==> flow/design.v <==
module unsigned_mult #(
parameter DWIDTH = 8  
)(
input  [  DWIDTH -1:0] op1    ,  
input  [  DWIDTH -1:0] op2    ,  
output [2*DWIDTH -1:0] result    
); 
assign result = op1 * op2;   
endmodule  
module signed_mult #(
parameter DWIDTH = 8  
)(
input  [  DWIDTH -1:0] op1    ,  
input  [  DWIDTH -1:0] op2    ,  
output [2*DWIDTH -1:0] result    
); 
wire   [  DWIDTH -1:0] abs_op1    ;   
wire   [  DWIDTH -1:0] abs_op2    ;   
wire   [2*DWIDTH -1:0] abs_result ;   
assign abs_op1 = op1[DWIDTH-1] ? (~op1 + 'd1) : op1;  
assign abs_op2 = op2[DWIDTH-1] ? (~op2 + 'd1) : op2;  
unsigned_mult #(
.DWIDTH (DWIDTH)  
)i_unsigned_mult_1(
 .op1    (abs_op1    ),  
 .op2    (abs_op2    ),  
 .result (abs_result )   
);  
assign result = (op1[DWIDTH-1] ^ op2[DWIDTH-1]) ? (~abs_result + 'd1) : abs_result; 
endmodule  
module comp_mult_1 #(
parameter DWIDTH = 8  
)(
input                              clk      ,  
input                              rst_n    ,  
input                              sw_rst   ,  
input                              op_val   ,  
output reg                         op_rdy   ,  
input      [      2*2*DWIDTH -1:0] op_data  ,  
output reg                         res_val  ,  
input                              res_rdy  ,  
output     [2*2*(DWIDTH + 1) -1:0] res_data    
); 
wire op_ld    ;  
reg  op_ld_d1 ;  
reg  op_ld_d2 ;  
reg  op_ld_d3 ;  
reg  op_ld_d4 ;  
reg  [  DWIDTH -1:0] x1 ;  
reg  [  DWIDTH -1:0] x2 ;  
reg  [  DWIDTH -1:0] y1 ;  
reg  [  DWIDTH -1:0] y2 ;  
reg  [  DWIDTH -1:0] mult_op1 ;  
reg  [  DWIDTH -1:0] mult_op2 ;  
wire [2*DWIDTH -1:0] prod     ;  
reg  [2*DWIDTH -1:0] prod_1_reg ;  
reg  [2*DWIDTH -1:0] prod_3_reg ;  
reg  [2*DWIDTH -1:0] xr         ;  
reg  [2*DWIDTH -1:0] yr         ;  
always @(posedge clk or negedge rst_n)
if(~rst_n)            op_rdy <= 1'b1 ; else
if(sw_rst)            op_rdy <= 1'b1 ; else
if(op_val & op_rdy)   op_rdy <= 1'b0 ; else 
if(res_val & res_rdy) op_rdy <= 1'b1 ; 
assign op_ld = op_val & op_rdy;
always @(posedge clk or negedge rst_n)
if(~rst_n) begin 
    op_ld_d1 <= 1'b0;
    op_ld_d2 <= 1'b0;
    op_ld_d3 <= 1'b0;
    op_ld_d4 <= 1'b0;
end else 
if(sw_rst) begin 
    op_ld_d1 <= 1'b0;
    op_ld_d2 <= 1'b0;
    op_ld_d3 <= 1'b0;
    op_ld_d4 <= 1'b0;
end else begin                        
    op_ld_d1 <= op_ld;     
    op_ld_d2 <= op_ld_d1;  
    op_ld_d3 <= op_ld_d2;  
    op_ld_d4 <= op_ld_d3;  
end 
always @(posedge clk or negedge rst_n)
if(~rst_n)    res_val <= 1'b0 ; else  
if(sw_rst)    res_val <= 1'b0 ; else  
if(op_ld_d4)  res_val <= 1'b1 ; else  
if(res_rdy)   res_val <= 1'b0 ;       
always @(posedge clk or negedge rst_n)
if(~rst_n) begin 
    x1 <= 'd0;
    y1 <= 'd0;
    x2 <= 'd0;
    y2 <= 'd0;
end else 
if(sw_rst) begin 
    x1 <= 'd0;
    y1 <= 'd0;
    x2 <= 'd0;
    y2 <= 'd0;
end else 
if(op_ld) begin                        
    x1 <= op_data[4*DWIDTH -1 -: DWIDTH]; 
    y1 <= op_data[3*DWIDTH -1 -: DWIDTH]; 
    x2 <= op_data[2*DWIDTH -1 -: DWIDTH]; 
    y2 <= op_data[1*DWIDTH -1 -: DWIDTH]; 
end 
always @(*)
casex({op_ld_d1, op_ld_d2, op_ld_d3, op_ld_d4})
4'b1xxx: mult_op1 = x1  ;
4'b01xx: mult_op1 = y1  ;
4'b001x: mult_op1 = x1  ;
4'b0001: mult_op1 = x2  ;
default: mult_op1 = 'd0 ;
endcase 
always @(*)
casex({op_ld_d1, op_ld_d2, op_ld_d3, op_ld_d4})
4'b1xxx: mult_op2 = x2  ;
4'b01xx: mult_op2 = y2  ;
4'b001x: mult_op2 = y2  ;
4'b0001: mult_op2 = y1  ;
default: mult_op2 = 'd0 ;
endcase
signed_mult #(
.DWIDTH (DWIDTH)  
) i_signed_mult (
 .op1    (mult_op1),  
 .op2    (mult_op2),  
 .result (prod    )   
);  
always @(posedge clk or negedge rst_n)
if(~rst_n)   prod_1_reg <= 'b0 ; else 
if(sw_rst)   prod_1_reg <= 'b0 ; else 
if(op_ld_d1) prod_1_reg <= prod;           
always @(posedge clk or negedge rst_n)
if(~rst_n)   xr <= 'b0              ; else 
if(sw_rst)   xr <= 'b0              ; else 
if(op_ld_d2) xr <= prod_1_reg - prod;      
always @(posedge clk or negedge rst_n)
if(~rst_n)   prod_3_reg <= 'b0 ; else 
if(sw_rst)   prod_3_reg <= 'b0 ; else 
if(op_ld_d3) prod_3_reg <= prod;           
always @(posedge clk or negedge rst_n)
if(~rst_n)   yr <= 'b0              ; else 
if(sw_rst)   yr <= 'b0              ; else 
if(op_ld_d4) yr <= prod_3_reg + prod;       
assign res_data = {{{'d2{xr[2*DWIDTH-1]}},xr},
                   {{'d2{yr[2*DWIDTH-1]}},yr}};  
endmodule  
module comp_mult_2 #(
parameter DWIDTH = 8  
)(
input                              clk      ,  
input                              rst_n    ,  
input                              sw_rst   ,  
input                              op_val   ,  
output reg                         op_rdy   ,  
input      [      2*2*DWIDTH -1:0] op_data  ,  
output reg                         res_val  ,  
input                              res_rdy  ,  
output     [2*2*(DWIDTH + 1) -1:0] res_data    
); 
wire op_ld    ;  
reg  op_ld_d1 ;  
reg  op_ld_d2 ;  
reg  [  DWIDTH -1:0] x1 ;  
reg  [  DWIDTH -1:0] x2 ;  
reg  [  DWIDTH -1:0] y1 ;  
reg  [  DWIDTH -1:0] y2 ;  
wire [  DWIDTH -1:0] mult0_op2 ;  
wire [  DWIDTH -1:0] mult1_op2 ;  
wire [2*DWIDTH -1:0] prod1 ;  
wire [2*DWIDTH -1:0] prod2 ;  
reg  [ 2*DWIDTH-1:0] xr ;  
reg  [ 2*DWIDTH-1:0] yr ;  
always @(posedge clk or negedge rst_n)
if(~rst_n)            op_rdy <= 1'b1 ; else
if(sw_rst)            op_rdy <= 1'b1 ; else
if(op_val & op_rdy)   op_rdy <= 1'b0 ; else 
if(res_val & res_rdy) op_rdy <= 1'b1 ; 
assign op_ld = op_val & op_rdy;
always @(posedge clk or negedge rst_n)
if(~rst_n) begin 
    op_ld_d1 <= 1'b0;
    op_ld_d2 <= 1'b0;
end else 
if(sw_rst) begin 
    op_ld_d1 <= 1'b0;
    op_ld_d2 <= 1'b0;
end else begin                        
    op_ld_d1 <= op_ld; 
    op_ld_d2 <= op_ld_d1; 
end 
always @(posedge clk or negedge rst_n)
if(~rst_n)    res_val <= 1'b0 ; else  
if(sw_rst)    res_val <= 1'b0 ; else  
if(op_ld_d2)  res_val <= 1'b1 ; else  
if(res_rdy)   res_val <= 1'b0 ;       
always @(posedge clk or negedge rst_n)
if(~rst_n) begin 
    x1 <= 'd0;
    y1 <= 'd0;
    x2 <= 'd0;
    y2 <= 'd0;
end else 
if(sw_rst) begin 
    x1 <= 'd0;
    y1 <= 'd0;
    x2 <= 'd0;
    y2 <= 'd0;
end else 
if(op_ld) begin                        
    x1 <= op_data[4*DWIDTH -1 -: DWIDTH]; 
    y1 <= op_data[3*DWIDTH -1 -: DWIDTH]; 
    x2 <= op_data[2*DWIDTH -1 -: DWIDTH]; 
    y2 <= op_data[1*DWIDTH -1 -: DWIDTH]; 
end 
assign mult0_op2 = op_ld_d1 ? x2 : y2 ;  
assign mult1_op2 = op_ld_d1 ? y2 : x2 ;  
signed_mult #(
.DWIDTH (DWIDTH)  
)i_signed_mult_0(
 .op1    (x1        ),  
 .op2    (mult0_op2 ),  
 .result (prod1     )   
);  
signed_mult #(
.DWIDTH (DWIDTH)  
)i_signed_mult_1(
 .op1    (y1        ),  
 .op2    (mult1_op2 ),  
 .result (prod2     )   
);  
always @(posedge clk or negedge rst_n)
if(~rst_n)   xr <= 'b0             ; else 
if(sw_rst)   xr <= 'b0             ; else 
if(op_ld_d1) xr <= prod1 - prod2 ;       
always @(posedge clk or negedge rst_n)
if(~rst_n)   yr <= 'b0           ; else 
if(sw_rst)   yr <= 'b0           ; else 
if(op_ld_d2) yr <= prod1 + prod2 ;       
assign res_data = {{{'d2{xr[2*DWIDTH-1]}},xr},
                   {{'d2{yr[2*DWIDTH-1]}},yr}};  
endmodule  
module comp_mult_4 #(
parameter DWIDTH = 8  
)(
input                              clk      ,  
input                              rst_n    ,  
input                              sw_rst   ,  
input                              op_val   ,  
output reg                         op_rdy   ,  
input      [      2*2*DWIDTH -1:0] op_data  ,  
output reg                         res_val  ,  
input                              res_rdy  ,  
output     [2*2*(DWIDTH + 1) -1:0] res_data    
); 
wire op_ld;  
wire [  DWIDTH -1:0] x1 ;  
wire [  DWIDTH -1:0] x2 ;  
wire [  DWIDTH -1:0] y1 ;  
wire [  DWIDTH -1:0] y2 ;  
wire [2*DWIDTH -1:0] prod1  ;  
wire [2*DWIDTH -1:0] prod2  ;  
wire [2*DWIDTH -1:0] prod3  ;  
wire [2*DWIDTH -1:0] prod4  ;  
reg  [2*DWIDTH-1 :0] xr ;  
reg  [2*DWIDTH-1 :0] yr ;  
always @(posedge clk or negedge rst_n)
if(~rst_n)            op_rdy <= 1'b1 ; else
if(sw_rst)            op_rdy <= 1'b1 ; else
if(op_val & op_rdy)   op_rdy <= 1'b0 ; else 
if(res_rdy)           op_rdy <= 1'b1 ; 
assign op_ld = op_val & op_rdy;
always @(posedge clk or negedge rst_n)
if(~rst_n)              res_val <= 1'b0 ; else  
if(sw_rst)              res_val <= 1'b0 ; else  
if(op_ld)               res_val <= 1'b1 ; else  
if(res_rdy)             res_val <= 1'b0 ;       
assign x1 = op_data[4*DWIDTH -1 -: DWIDTH]; 
assign y1 = op_data[3*DWIDTH -1 -: DWIDTH]; 
assign x2 = op_data[2*DWIDTH -1 -: DWIDTH]; 
assign y2 = op_data[1*DWIDTH -1 -: DWIDTH]; 
signed_mult #(
.DWIDTH (DWIDTH)  
)i_signed_mult_0(
 .op1    (x1     ),  
 .op2    (x2     ),  
 .result (prod1  )   
);  
signed_mult #(
.DWIDTH (DWIDTH)  
)i_signed_mult_1(
 .op1    (x1     ),  
 .op2    (y2     ),  
 .result (prod2  )   
);  
signed_mult #(
.DWIDTH (DWIDTH)  
)i_signed_mult_2(
 .op1    (x2     ),  
 .op2    (y1     ),  
 .result (prod3  )   
);  
signed_mult #(
.DWIDTH (DWIDTH)  
)i_signed_mult_3(
 .op1    (y1     ),  
 .op2    (y2     ),  
 .result (prod4  )   
);  
always @(posedge clk or negedge rst_n)
if(~rst_n)   xr <= 'b0           ; else 
if(sw_rst)   xr <= 'b0           ; else 
if(op_ld)    xr <= prod1 - prod4 ;       
always @(posedge clk or negedge rst_n)
if(~rst_n)   yr <= 'b0           ; else 
if(sw_rst)   yr <= 'b0           ; else 
if(op_ld)    yr <= prod2 + prod3 ;       
assign res_data = {{{'d2{xr[2*DWIDTH-1]}},xr},
                   {{'d2{yr[2*DWIDTH-1]}},yr}};  
endmodule  
module comp_mult_wrapper #(
parameter DWIDTH  = 8 ,  
parameter NO_MULT = 4    
)(
input                          clk      ,  
input                          rst_n    ,  
input                          sw_rst   ,  
input                          op_val   ,  
output                         op_rdy   ,  
input  [      2*2*DWIDTH -1:0] op_data  ,  
output                         res_val  ,  
input                          res_rdy  ,  
output [2*2*(DWIDTH + 1) -1:0] res_data    
); 
generate 
    if(NO_MULT == 4) begin : GEN_4_MULTS
        comp_mult_4 #(
        .DWIDTH (DWIDTH)  
        )i_comp_mult_4 (
        .clk      (clk      ),  
        .rst_n    (rst_n    ),  
        .sw_rst   (sw_rst   ),  
        .op_val   (op_val   ),  
        .op_rdy   (op_rdy   ),  
        .op_data  (op_data  ),  
        .res_val  (res_val  ),  
        .res_rdy  (res_rdy  ),  
        .res_data (res_data )   
        ); 
    end
    else if(NO_MULT == 2) begin : GEN_2_MULTS
        comp_mult_2 #(
        .DWIDTH (DWIDTH)  
        )i_comp_mult_2 (
        .clk      (clk      ),  
        .rst_n    (rst_n    ),  
        .sw_rst   (sw_rst   ),  
        .op_val   (op_val   ),  
        .op_rdy   (op_rdy   ),  
        .op_data  (op_data  ),  
        .res_val  (res_val  ),  
        .res_rdy  (res_rdy  ),  
        .res_data (res_data )   
        ); 
    end else if(NO_MULT == 1) begin : GEN_1_MULT
        comp_mult_1 #(
        .DWIDTH (DWIDTH)  
        )i_comp_mult_1 (
        .clk      (clk      ),  
        .rst_n    (rst_n    ),  
        .sw_rst   (sw_rst   ),  
        .op_val   (op_val   ),  
        .op_rdy   (op_rdy   ),  
        .op_data  (op_data  ),  
        .res_val  (res_val  ),  
        .res_rdy  (res_rdy  ),  
        .res_data (res_data )   
        ); 
    end
    else begin : ERROR
        initial begin 
            $display("%M ERROR: Invalid number of multipliers, NO_MULT should be 1, 2 or 4 \n");
            $stop;
        end 
    end 
endgenerate 
endmodule  
module comp_mult_top #(
parameter NO_MULT   = 4     ,  
parameter APB_BADDR = 0     ,  
parameter SYS_AW    = 16    ,  
parameter REG_DW    = 16       
)(
input                    clk         ,  
input                    rst_n       ,  
input      [ SYS_AW-1:0] apb_paddr   ,  
input                    apb_psel    ,  
input                    apb_penable ,  
input                    apb_pwrite  ,  
input      [REG_DW -1:0] apb_pwdata  ,  
output                   apb_pready  ,  
output reg [REG_DW -1:0] apb_prdata  ,  
output reg               apb_pslverr ,  
output reg               mem_ce      ,  
output reg               mem_we      ,  
output reg [SYS_AW -1:0] mem_addr    ,  
output reg [     8 -1:0] mem_wr_data ,  
input      [     8 -1:0] mem_rd_data    
);
localparam DWIDTH = 8 ;
localparam IDLE   = 2'b00;  
localparam RD_OPS = 2'b01;  
localparam WORK   = 2'b10;  
localparam WR_RES = 2'b11;  
reg  [       REG_DW -1:0] op1_addr      ;  
reg  [       REG_DW -1:0] op2_addr      ;  
reg  [       REG_DW -1:0] res_addr      ;  
reg  [       REG_DW -1:0] no_op         ;  
reg  [       REG_DW -1:0] cfg_start     ;  
reg  [       REG_DW -1:0] sts_stop      ;  
wire                      wr_op1_addr   ;  
wire                      wr_op2_addr   ;  
wire                      wr_res_addr   ;  
wire                      wr_no_op      ;  
wire                      wr_cfg_start  ;  
wire                      wr_sts_stop   ;  
wire                      rd_sts_stop   ;  
wire                      rd_sts_state  ;  
wire                      sel_regs      ;  
reg                       op_val        ;  
wire                      op_rdy        ;  
wire [   2*2*DWIDTH -1:0] op_data       ;  
wire                      res_val       ;  
reg                       res_rdy       ;  
wire [2*2*(DWIDTH+1)-1:0] res_data      ;  
wire                      set_res_rdy   ;  
reg  [     3*DWIDTH -1:0] data_reg      ;  
reg  [            2 -1:0] sts_cstate    ;  
wire                      start         ;  
wire                      sw_rst        ;  
wire                      byte_rd_done  ;  
wire                      byte_wr_done  ;  
wire                      finish        ;  
wire                      next_op       ;  
reg                       mem_ce_d      ;  
reg                       mem_we_d      ;  
wire                      set_mem_ce    ;  
wire                      set_mem_we    ;  
reg  [            3 -1:0] byte_cnt      ;  
reg  [       REG_DW -1:0] op_cnt        ;  
comp_mult_wrapper #(
.DWIDTH  (DWIDTH  ),  
.NO_MULT (NO_MULT )   
) i_comp_mult_wrapper (
.clk      (clk     ),  
.rst_n    (rst_n   ),  
.sw_rst   (sw_rst  ),  
.op_val   (op_val  ),  
.op_rdy   (op_rdy  ),  
.op_data  (op_data ),  
.res_val  (res_val ),  
.res_rdy  (res_rdy ),  
.res_data (res_data)   
); 
assign apb_pready = 1'b1;  
assign wr_op1_addr  = apb_psel & apb_penable &  apb_pwrite & (apb_paddr == APB_BADDR + 0); 
assign wr_op2_addr  = apb_psel & apb_penable &  apb_pwrite & (apb_paddr == APB_BADDR + 1); 
assign wr_res_addr  = apb_psel & apb_penable &  apb_pwrite & (apb_paddr == APB_BADDR + 2); 
assign wr_no_op     = apb_psel & apb_penable &  apb_pwrite & (apb_paddr == APB_BADDR + 3); 
assign wr_cfg_start = apb_psel & apb_penable &  apb_pwrite & (apb_paddr == APB_BADDR + 4); 
assign wr_sts_stop  = apb_psel & apb_penable &  apb_pwrite & (apb_paddr == APB_BADDR + 5);  
assign rd_sts_stop  = apb_psel & apb_penable & ~apb_pwrite & (apb_paddr == APB_BADDR + 5);  
assign rd_sts_state = apb_psel & apb_penable & ~apb_pwrite & (apb_paddr == APB_BADDR + 6);  
assign sel_regs = wr_op1_addr  |
                  wr_op2_addr  |
                  wr_res_addr  |
                  wr_no_op     |
                  wr_cfg_start |
                  wr_sts_stop  |
                  rd_sts_stop  |
                  rd_sts_state ;
always @(posedge clk or negedge rst_n)
if(~rst_n)        apb_pslverr <= 'd0         ; else   
if(apb_pslverr)   apb_pslverr <= 'd0         ; else   
if(apb_penable)   apb_pslverr <= ~sel_regs   ;        
always @(posedge clk or negedge rst_n)
if(~rst_n)          op1_addr  <= 'd0            ; else  
if(wr_op1_addr)     op1_addr  <= apb_pwdata     ; else  
if(byte_rd_done)    op1_addr  <= op1_addr + 'd2 ;
always @(posedge clk or negedge rst_n)
if(~rst_n)          op2_addr  <= 'd0            ; else  
if(wr_op2_addr)     op2_addr  <= apb_pwdata     ; else  
if(byte_rd_done)    op2_addr  <= op2_addr + 'd2 ;
always @(posedge clk or negedge rst_n)
if(~rst_n)          res_addr  <= 'd0            ; else  
if(wr_res_addr)     res_addr  <= apb_pwdata     ; else  
if(byte_wr_done)    res_addr  <= res_addr + 'd6 ;
always @(posedge clk or negedge rst_n)
if(~rst_n)          no_op     <= 'd0            ; else  
if(wr_no_op)        no_op     <= apb_pwdata     ;       
always @(posedge clk or negedge rst_n)              
if(~rst_n)          cfg_start <= 'd0            ; else  
if(~sw_rst & start) cfg_start <= 'd0            ; else  
if(wr_cfg_start)    cfg_start <= apb_pwdata     ;       
always @(posedge clk or negedge rst_n)        
if(~rst_n)          sts_stop  <= 'd0            ; else  
if(wr_sts_stop)     sts_stop  <= apb_pwdata     ; else  
if(finish)          sts_stop  <= {{REG_DW-1{1'b0}}, 1'b1} ;  
always @(posedge clk or negedge rst_n)
if(~rst_n)          apb_prdata <= 'd0                            ; else  
if(rd_sts_stop)     apb_prdata <= sts_stop                       ; else  
if(rd_sts_state)    apb_prdata <= {{REG_DW-2{1'b0}}, sts_cstate} ;       
assign start  = cfg_start[0] & (no_op > 'd0);
assign sw_rst = cfg_start[1];
always @(posedge clk or negedge rst_n)
if(~rst_n) 
    sts_cstate <= IDLE;      
else if(sw_rst) 
    sts_cstate <= IDLE; 
else begin 
    case(sts_cstate)
        IDLE    : if(start)                 
                    sts_cstate <= RD_OPS;   
                  else
                    sts_cstate <= IDLE;
        RD_OPS  : if(byte_rd_done)  
                    sts_cstate <= WORK;     
                  else 
                    sts_cstate <= RD_OPS;
        WORK    : if(res_val)
                    sts_cstate <= WR_RES;   
                  else 
                    sts_cstate <= WORK;
        default : if(finish) 
                    sts_cstate <= IDLE;     
                  else if(next_op)
                    sts_cstate <= RD_OPS;   
                  else 
                    sts_cstate <= WR_RES;
    endcase 
end   
assign byte_rd_done = (sts_cstate == RD_OPS) & (byte_cnt == 3'd3);   
assign byte_wr_done = (sts_cstate == WR_RES) & (byte_cnt == 3'd5);   
assign next_op      = byte_wr_done & (op_cnt != (no_op - 'd1));      
assign finish       = byte_wr_done & (op_cnt == (no_op - 'd1));      
always @(posedge clk or negedge rst_n)
if(~rst_n)          byte_cnt <= 3'd0            ; else  
if(byte_rd_done)    byte_cnt <= 3'd0            ; else  
if(byte_wr_done)    byte_cnt <= 3'd0            ; else  
if(mem_ce)          byte_cnt <= byte_cnt + 3'd1 ;       
always @(posedge clk or negedge rst_n)
if(~rst_n)          op_cnt <= 'd0          ; else  
if(finish)          op_cnt <= 'd0          ; else  
if(next_op)         op_cnt <= op_cnt + 'd1 ;       
always @(posedge clk or negedge rst_n)
if(~rst_n)          op_val <= 1'b0; else   
if(byte_rd_done)    op_val <= 1'b1; else   
if(op_val & op_rdy) op_val <= 1'b0;        
always @(posedge clk or negedge rst_n)
if(~rst_n)          data_reg <= 'd0; else   
if(mem_ce_d & ~mem_we_d) begin              
    case(byte_cnt)
        3'b001 :    data_reg[3*DWIDTH-1 : 2*DWIDTH] <= mem_rd_data;  
        3'b010 :    data_reg[2*DWIDTH-1 : 1*DWIDTH] <= mem_rd_data;  
        3'b011 :    data_reg[1*DWIDTH-1 : 0       ] <= mem_rd_data;  
        default:    data_reg                        <= data_reg; 
    endcase 
end 
assign op_data = {data_reg, mem_rd_data};  
assign set_res_rdy = (sts_cstate == WR_RES) & (byte_cnt == 3'd4);  
always @(posedge clk or negedge rst_n)
if(~rst_n)       res_rdy <= 1'b0; else   
if(set_res_rdy)  res_rdy <= 1'b1; else   
if(byte_wr_done) res_rdy <= 1'b0;        
always @(*) 
    if(sts_cstate == RD_OPS)
        if(byte_cnt < 3'd2) mem_addr = op1_addr + byte_cnt       ; else  
                            mem_addr = op2_addr + byte_cnt - 'd2 ;       
    else  
                            mem_addr = res_addr + byte_cnt;              
always @(*)
    case(byte_cnt)
        3'b000  : mem_wr_data <= res_data[25:18];           
        3'b001  : mem_wr_data <= res_data[33:26];           
        3'b010  : mem_wr_data <= {6'd0, res_data[35:34]};   
        3'b011  : mem_wr_data <= res_data[ 7:0 ];           
        3'b100  : mem_wr_data <= res_data[15:8 ];           
        default : mem_wr_data <= {6'd0, res_data[17:16]};   
    endcase 
assign set_mem_ce = ((sts_cstate == IDLE)   & start   ) |   
                    ((sts_cstate == WR_RES) & next_op ) |   
                    ((sts_cstate == WORK)   & res_val ) ;   
always @(posedge clk or negedge rst_n)
if(~rst_n)        mem_ce <= 1'b0; else  
if(set_mem_ce)    mem_ce <= 1'b1; else  
if(byte_rd_done | byte_wr_done) 
                  mem_ce <= 1'b0;       
assign set_mem_we = (sts_cstate == WORK) & res_val;  
always @(posedge clk or negedge rst_n)
if(~rst_n)        mem_we <= 1'b0; else     
if(set_mem_we)    mem_we <= 1'b1; else     
if(byte_wr_done)  mem_we <= 1'b0;          
always @(posedge clk or negedge rst_n)
if(~rst_n) mem_ce_d <= 1'b0   ; else       
if(sw_rst) mem_ce_d <= 1'b0   ; else       
           mem_ce_d <= mem_ce ;        
always @(posedge clk or negedge rst_n)    
if(~rst_n) mem_we_d <= 1'b0   ; else       
if(sw_rst) mem_we_d <= 1'b0   ; else       
           mem_we_d <= mem_we ;
endmodule  
Tool chain data of comp_mult_top
What the tools print for comp_mult_top, step after step.
Line numbers count from 1 in the design file above.
Cell names lack the library's common part.
{ "inputs": {"top_module": "comp_mult_top", "clock": "clk", "library": "sky130hd", "lib_corner": "tt_025C_1v80"} }

After elaboration
Yosys after proc, flatten, opt, wreduce and memory -nomap, before mapping. Memory bits, and registers merged into a memory's read port (data or address), are not among the register bits. Print and check cells are not counted. Equal cells are merged and count once.
{ "op_classes": {"add_sub_neg": 20, "multipliers": 4, "cmp": 2, "equal": 16, "mux": 56, "bitwise": 49, "n_reduce_logical": 20} }
{ "ops": {"columns": ["op", "n"], "rows": [
  ["8-bit by 8-bit multiplier with 16-bit output", 4],
  ["16-bit 2-to-1 mux", 22],
  ["16-bit by 1-bit adder with 16-bit output with constant B", 5],
  ["16-bit NOT", 4],
  ["16-bit by 3-bit adder with 16-bit output", 3],
  ["16-bit by 3-bit == test with 1-bit output with constant B", 3],
  ["8-bit case mux with 5-bit select", 1],
  ["16-bit by 2-bit adder with 16-bit output with constant B", 2],
  ["16-bit by 2-bit == test with 1-bit output with constant B", 2],
  ["16-bit by 32-bit == test with 1-bit output", 1],
  ["16-bit by 32-bit != test with 1-bit output", 1],
  ["8-bit by 1-bit adder with 8-bit output with constant B", 4],
  ["8-bit NOT", 4],
  ["8-bit 2-to-1 mux", 4],
  ["2-bit nonzero test", 12],
  ["1-bit AND", 23],
  ["1-bit 2-to-1 mux", 19],
  ["16-bit by 1-bit subtractor with 17-bit output with constant B", 1],
  ["16-bit by 1-bit greater-than comparator with 1-bit output with constant B", 1],
  ["16-bit by 1-bit == test with 1-bit output with constant B", 1],
  ["16-bit adder", 1],
  ["16-bit subtractor", 1],
  ["16-bit by 2-bit subtractor with 16-bit output with constant B", 1],
  ["16-bit by 3-bit adder with 16-bit output with constant B", 1],
  ["16-bit logical NOT", 1],
  ["2-bit 2-to-1 mux", 6],
  ["1-bit OR", 10],
  ["3-bit 2-to-1 mux", 3]
]} }
Not listed: further kinds 14, cells in them 26.
{ "word_totals": {"ff_bits": 184, "in_bits": 45, "output_inout_bits": 44, "word_cells": 191} }

Depth
Depth = most cells in a row (Yosys ltp): at word level without a register or memory, in the mapped netlist without a sequential cell, where the memories' decode and read muxes count.
{ "depth": {"ltp_word": 13, "abc_area": 0, "mapped_depth": 34, "depth_no_buf": 31} }

After synthesis
The flow's flattened synthesis, as Yosys stat reports it; memories are mapped. The netlist is that of the ABC_AREA named above (0 if unset); the other value can give another one.
{ "mapped": {"cell_count": 2497, "mapped_area_um2": 21384.3, "sequential_area_um2": 4605.7, "ff_cells": 184, "n_buf": 100} }
{ "types": {"columns": ["cell", "n", "type_area_um2"], "rows": [
  ["dfrtp_1", 183, 4.58E+03],
  ["fa_1", 149, 2.98E+03],
  ["ha_1", 227, 2.84E+03],
  ["xnor2_1", 159, 1.39E+03],
  ["nor2_1", 331, 1.24E+03],
  ["inv_1", 291, 1.09E+03],
  ["xor2_1", 91, 797.014],
  ["o21ai_0", 147, 735.706],
  ["nand2_1", 178, 668.141],
  ["mux2_2", 45, 506.736],
  ["a21oi_1", 95, 475.456],
  ["a22o_1", 40, 350.336],
  ["clkbuf_1", 92, 345.331],
  ["nand3_1", 40, 200.192],
  ["or2_2", 32, 200.192],
  ["nor3_1", 36, 180.173],
  ["or3_1", 27, 168.912],
  ["a21o_1", 21, 157.651]
]} }
Not listed: further types 67, cells in them 313.
The figures by module come from a second, unflattened synthesis with its own total; it is not the netlist above.
{ "hier_totals": {"cells_unflattened": 2698, "area_unflattened_um2": 23012.1} }
Each row is one instance without its submodules.
{ "modules": {"columns": ["mod", "instances", "cells", "mod_area_um2", "seq_area_um2"], "rows": [
  ["comp_mult_top", 1, 1026, 9227.6, 3753.6],
  ["unsigned_mult (DWIDTH=8)", 4, 243, 2109.5, 0.0],
  ["comp_mult_4 (DWIDTH=8)", 1, 328, 2763.9, 852.1],
  ["signed_mult (DWIDTH=8)", 4, 93, 645.6, 0.0],
  ["comp_mult_wrapper", 1, 0, 0.0, 0.0]
]} }

Timing after synthesis
OpenSTA on the mapped netlist: ideal clock, no wires. The path of least setup slack (recovery checks aside). Input and output delay are each 20% of the period. Register names are those of the netlist, which keeps one name where synthesis merged equal registers.
{ "synth_timing": {"path_type": "input-to-reg", "from": "input mem_rd_data[0]", "to": "register i_comp_mult_wrapper.GEN_4_MULTS.i_comp_mult_4.yr[15]", "clock_period_ps": 10000, "input_delay_ps": 2000, "setup_time_ps": 121, "launch_ps": 2000, "t_arrival_ps": 8961, "required_ps": 9879, "setup_slack_ps": 918, "path_delay_ps": 7082, "stages": 30, "path_buffers": 2, "synth_period_reached_ps": 9082} }
"path_delay_ps" is the arrival time less input delay plus setup time.
"stages": output pins that drive a net of the path, with the launching flip-flop's if there is one; two outputs of one cell count as two.
"synth_period_reached_ps" = period - worst setup slack (recovery checks aside). The figure is calculated, with input and output delays left at 20% of the set period.
The rows between start and end are the longest chain of elaborated cells between them; the timing report does not say that the signal goes this way. Where chains are equally long, one stands for them.
Each line given opens the expression or statement behind the cell; cells for indexed reads and writes are added by Yosys, which also makes memories of some case tables.
At most two assigning lines are given for a register; there are more.
{ "synth_between": {"cell_sequence": "inv_1 > clkbuf_1 > ha_1 > nand2b_1 > o21ai_0 > xor2_1 > clkbuf_1 > nor2_1 > fa_1 > inv_1 > fa_1 > inv_1 > fa_1 > inv_1 > fa_1 > inv_1 > ha_1 > o21a_1 > a2111oi_0 > nor2_1 > xor2_1 > nor3_1 > a21oi_1 > xnor2_1 > ha_1 > a21o_1 > a31oi_1 > o21ai_0 > xnor2_1 > a22o_1", "elab_chain_len": 10, "cone_cells": 10, "cone_lines": 5, "cone_classes": "add/sub (3); mul (1); mux (4); logic (2)"} }
{ "synth_rtl": {"columns": ["item", "line_no", "text"], "rows": [
  ["start, declared", 410, "input      [     8 -1:0] mem_rd_data"],
  ["8-bit NOT", 21, "assign abs_op2 = op2[DWIDTH-1] ? (~op2 + 'd1) : op2;"],
  ["8-bit by 1-bit adder with 8-bit output", 21, null],
  ["8-bit 2-to-1 mux", 21, null],
  ["8-bit by 8-bit multiplier with 16-bit output", 8, "assign result = op1 * op2;"],
  ["16-bit NOT", 29, "assign result = (op1[DWIDTH-1] ^ op2[DWIDTH-1]) ? (~abs_result + 'd1) : abs_result;"],
  ["16-bit by 1-bit adder with 16-bit output", 29, null],
  ["16-bit 2-to-1 mux", 29, null],
  ["16-bit adder", 319, "if(op_ld)    yr <= prod2 + prod3 ;"],
  ["16-bit 2-to-1 mux", 319, null],
  ["16-bit 2-to-1 mux", 318, "if(sw_rst)   yr <= 'b0           ; else"],
  ["end, assigned", 318, null],
  ["end, assigned", 319, null],
  ["end, declared", 268, "reg  [2*DWIDTH-1 :0] yr ;"]
]} }

Timing after layout
From the final timing report of job 1: the path of least setup slack in the routed layout; clock arrival at registers is part of the times.
The path's times are printed in steps of 10 ps; the period is the one set.
{ "layout_timing": {"path_type": "input-to-reg", "from": "input mem_rd_data[1]", "to": "register i_comp_mult_wrapper.GEN_4_MULTS.i_comp_mult_4.xr[15]", "clock_period_ps": 9390, "input_delay_ps": 1880, "setup_time_ps": 100, "launch_ps": 1880, "t_arrival_ps": 9240, "required_ps": 9750, "setup_slack_ps": 510, "stages": 28, "path_buffers": 2} }
The rows between start and end are the longest chain of elaborated cells between them; the timing report does not say that the signal goes this way. Where chains are equally long, one stands for them.
At most two assigning lines are given for a register; there are more.
{ "layout_between": {"cell_sequence": "clkdlybuf4s50_1 > or3_1 > or4b_2 > inv_1 > nand2_1 > fa_1 > fa_1 > inv_1 > fa_1 > inv_1 > fa_1 > inv_1 > ha_1 > nor2b_1 > a221oi_1 > nand3_1 > nor4b_2 > buf_4 > a21oi_1 > xor2_1 > ha_1 > o21a_1 > nor2_1 > o31a_1 > o21ai_0 > xnor2_1 > xnor2_1 > a22o_1", "elab_chain_len": 10, "cone_cells": 10, "cone_lines": 5, "cone_classes": "add/sub (3); mul (1); mux (4); logic (2)"} }
{ "layout_rtl": {"columns": ["item", "line_no", "text"], "rows": [
  ["start, declared", 410, "input      [     8 -1:0] mem_rd_data"],
  ["8-bit NOT", 21, "assign abs_op2 = op2[DWIDTH-1] ? (~op2 + 'd1) : op2;"],
  ["8-bit by 1-bit adder with 8-bit output", 21, null],
  ["8-bit 2-to-1 mux", 21, null],
  ["8-bit by 8-bit multiplier with 16-bit output", 8, "assign result = op1 * op2;"],
  ["16-bit NOT", 29, "assign result = (op1[DWIDTH-1] ^ op2[DWIDTH-1]) ? (~abs_result + 'd1) : abs_result;"],
  ["16-bit by 1-bit adder with 16-bit output", 29, null],
  ["16-bit 2-to-1 mux", 29, null],
  ["16-bit subtractor", 315, "if(op_ld)    xr <= prod1 - prod4 ;"],
  ["16-bit 2-to-1 mux", 315, null],
  ["16-bit 2-to-1 mux", 314, "if(sw_rst)   xr <= 'b0           ; else"],
  ["end, assigned", 314, null],
  ["end, assigned", 315, null],
  ["end, declared", 267, "reg  [2*DWIDTH-1 :0] xr ;"]
]} }

Data sheet: physical implementation of comp_mult_top

Measured data: module comp_mult_top, platform sky130hd, 4 stored runs of the flow under differing settings, order arbitrary. Input and output delays are each 20% of the period that was set; the output load is 0.01 pF.
By "period_reached_ps" is meant the clock period of the run minus its worst setup slack. This is arithmetic on one report: input and output delays are still those of the set period (20% each).
"worstPathTime_ps" is the time allowed to the run's worst setup path (the clock period less input and output delay, where it has them) less its slack. Clock arrival times count: a late capture clock shortens it, a late launch clock lengthens it.
"power.total_mw": no workload was simulated; the value follows from the tool's default switching activity.
"worstPathTime_ps" is known to 10 ps.

Job 1
==> flow/run.sh <==
#!/bin/bash
# the make line also repeats the synthesis and layout settings of config.mk as NAME=value (left out here)
make -C /OpenROAD-flow-scripts/flow DESIGN_CONFIG=/design/flow/config.mk WORK_HOME=/design/flow/orfs CLKGATE_MAP_FILE= finish
==> flow/config.mk <==
export PLATFORM = sky130hd
export DESIGN_NAME = comp_mult_top
export DESIGN_NICKNAME = comp_mult_top
export VERILOG_FILES = /design/flow/design.v
export SDC_FILE = /design/flow/constraint.sdc
export NUM_CORES = 4
export LEC_CHECK = 0
export CAP_MARGIN = 20
export CORE_MARGIN = 2
export CORE_UTILIZATION = 40
export SLEW_MARGIN = 20
==> flow/constraint.sdc <==
create_clock -name core_clock -period 9.39 [get_ports {clk}]
set_input_delay 1.8780 -clock core_clock [delete_from_list [all_inputs] [get_ports {clk}]]
set_output_delay 1.8780 -clock core_clock [all_outputs]
set_load 0.01 [all_outputs]

==> results of job 1, as JSON <==
{
  "post_route_stdcell_area_um2": 23904.2,
  "holdWs_ps": 444,
  "total_negative_slack_ps": 0,
  "power.total_mw": 2.687,
  "setup_ws_ps": 513,
  "utilization_pct": 45.4,
  "die_footprint_um2": 55326.1,
  "synth_chip_area_um2": 21384.3,
  "period_reached_ps": 8877,
  "worstPathTime_ps": 7000,
  "path_kind": "input-to-reg"
}

Job 2
==> flow/run.sh <==
#!/bin/bash
# the make line also repeats the synthesis and layout settings of config.mk as NAME=value (left out here)
make -C /OpenROAD-flow-scripts/flow DESIGN_CONFIG=/design/flow/config.mk WORK_HOME=/design/flow/orfs CLKGATE_MAP_FILE= finish
==> flow/config.mk <==
export PLATFORM = sky130hd
export DESIGN_NAME = comp_mult_top
export DESIGN_NICKNAME = comp_mult_top
export VERILOG_FILES = /design/flow/design.v
export SDC_FILE = /design/flow/constraint.sdc
export NUM_CORES = 4
export LEC_CHECK = 0
export ABC_AREA = 0
export CAP_MARGIN = 30
export CELL_PAD_IN_SITES_DETAIL_PLACEMENT = 1
export CORE_MARGIN = 7
export CORE_UTILIZATION = 56
export CTS_CLUSTER_DIAMETER = 279
export CTS_CLUSTER_SIZE = 95
export GPL_ROUTABILITY_DRIVEN = 1
export GPL_TIMING_DRIVEN = 1
export HOLD_SLACK_MARGIN = 0.1
export MAX_ROUTING_LAYER = met5
export PLACE_DENSITY_LB_ADDON = 0.17
export SLEW_MARGIN = 40
==> flow/constraint.sdc <==
create_clock -name core_clock -period 9.98 [get_ports {clk}]
set_input_delay 1.9960 -clock core_clock [delete_from_list [all_inputs] [get_ports {clk}]]
set_output_delay 1.9960 -clock core_clock [all_outputs]
set_load 0.01 [all_outputs]

==> results of job 2, as JSON <==
{
  "post_route_stdcell_area_um2": 23493.8,
  "holdWs_ps": 459,
  "total_negative_slack_ps": 0,
  "power.total_mw": 2.602,
  "setup_ws_ps": 393,
  "utilization_pct": 62.4,
  "die_footprint_um2": 43852.5,
  "synth_chip_area_um2": 21384.3,
  "period_reached_ps": 9587,
  "worstPathTime_ps": 7590,
  "path_kind": "input-to-reg"
}

Job 3
==> flow/run.sh <==
#!/bin/bash
# the make line also repeats the synthesis and layout settings of config.mk as NAME=value (left out here)
make -C /OpenROAD-flow-scripts/flow DESIGN_CONFIG=/design/flow/config.mk WORK_HOME=/design/flow/orfs CLKGATE_MAP_FILE= finish
==> flow/config.mk <==
export PLATFORM = sky130hd
export DESIGN_NAME = comp_mult_top
export DESIGN_NICKNAME = comp_mult_top
export VERILOG_FILES = /design/flow/design.v
export SDC_FILE = /design/flow/constraint.sdc
export NUM_CORES = 4
export LEC_CHECK = 0
export ABC_AREA = 1
export CAP_MARGIN = 10
export CELL_PAD_IN_SITES_DETAIL_PLACEMENT = 1
export CORE_MARGIN = 7
export CORE_UTILIZATION = 41
export CTS_CLUSTER_SIZE = 40
export GPL_ROUTABILITY_DRIVEN = 1
export GPL_TIMING_DRIVEN = 1
export HOLD_SLACK_MARGIN = 0.19
export MAX_ROUTING_LAYER = met5
export PLACE_DENSITY_LB_ADDON = 0.17
export SETUP_SLACK_MARGIN = 0.67
export SLEW_MARGIN = 20
==> flow/constraint.sdc <==
create_clock -name core_clock -period 9.98 [get_ports {clk}]
set_input_delay 1.9960 -clock core_clock [delete_from_list [all_inputs] [get_ports {clk}]]
set_output_delay 1.9960 -clock core_clock [all_outputs]
set_load 0.01 [all_outputs]

==> results of job 3, as JSON <==
{
  "post_route_stdcell_area_um2": 25445.7,
  "holdWs_ps": 483,
  "total_negative_slack_ps": 0,
  "power.total_mw": 1.658,
  "setup_ws_ps": 1295,
  "utilization_pct": 45.8,
  "die_footprint_um2": 63380.6,
  "synth_chip_area_um2": 23176.0,
  "period_reached_ps": 8685,
  "worstPathTime_ps": 6690,
  "path_kind": "input-to-reg"
}

Job 4
==> flow/run.sh <==
#!/bin/bash
# the make line also repeats the synthesis and layout settings of config.mk as NAME=value (left out here)
make -C /OpenROAD-flow-scripts/flow DESIGN_CONFIG=/design/flow/config.mk WORK_HOME=/design/flow/orfs CLKGATE_MAP_FILE= finish
==> flow/config.mk <==
export PLATFORM = sky130hd
export DESIGN_NAME = comp_mult_top
export DESIGN_NICKNAME = comp_mult_top
export VERILOG_FILES = /design/flow/design.v
export SDC_FILE = /design/flow/constraint.sdc
export NUM_CORES = 4
export LEC_CHECK = 0
export ABC_AREA = 0
export CAP_MARGIN = 25
export CORE_MARGIN = 8
export CORE_UTILIZATION = 41
export CTS_CLUSTER_SIZE = 40
export GPL_ROUTABILITY_DRIVEN = 0
export GPL_TIMING_DRIVEN = 1
export HOLD_SLACK_MARGIN = 0.19
export PLACE_DENSITY = 0.59
export SETUP_SLACK_MARGIN = 0.67
export SLEW_MARGIN = 20
==> flow/constraint.sdc <==
create_clock -name core_clock -period 9.98 [get_ports {clk}]
set_input_delay 1.9960 -clock core_clock [delete_from_list [all_inputs] [get_ports {clk}]]
set_output_delay 1.9960 -clock core_clock [all_outputs]
set_load 0.01 [all_outputs]

==> results of job 4, as JSON <==
{
  "post_route_stdcell_area_um2": 23800.3,
  "holdWs_ps": 435,
  "total_negative_slack_ps": 0,
  "power.total_mw": 2.621,
  "setup_ws_ps": 929,
  "utilization_pct": 46.3,
  "die_footprint_um2": 59721.6,
  "synth_chip_area_um2": 21384.3,
  "period_reached_ps": 9051,
  "worstPathTime_ps": 7060,
  "path_kind": "input-to-reg"
}
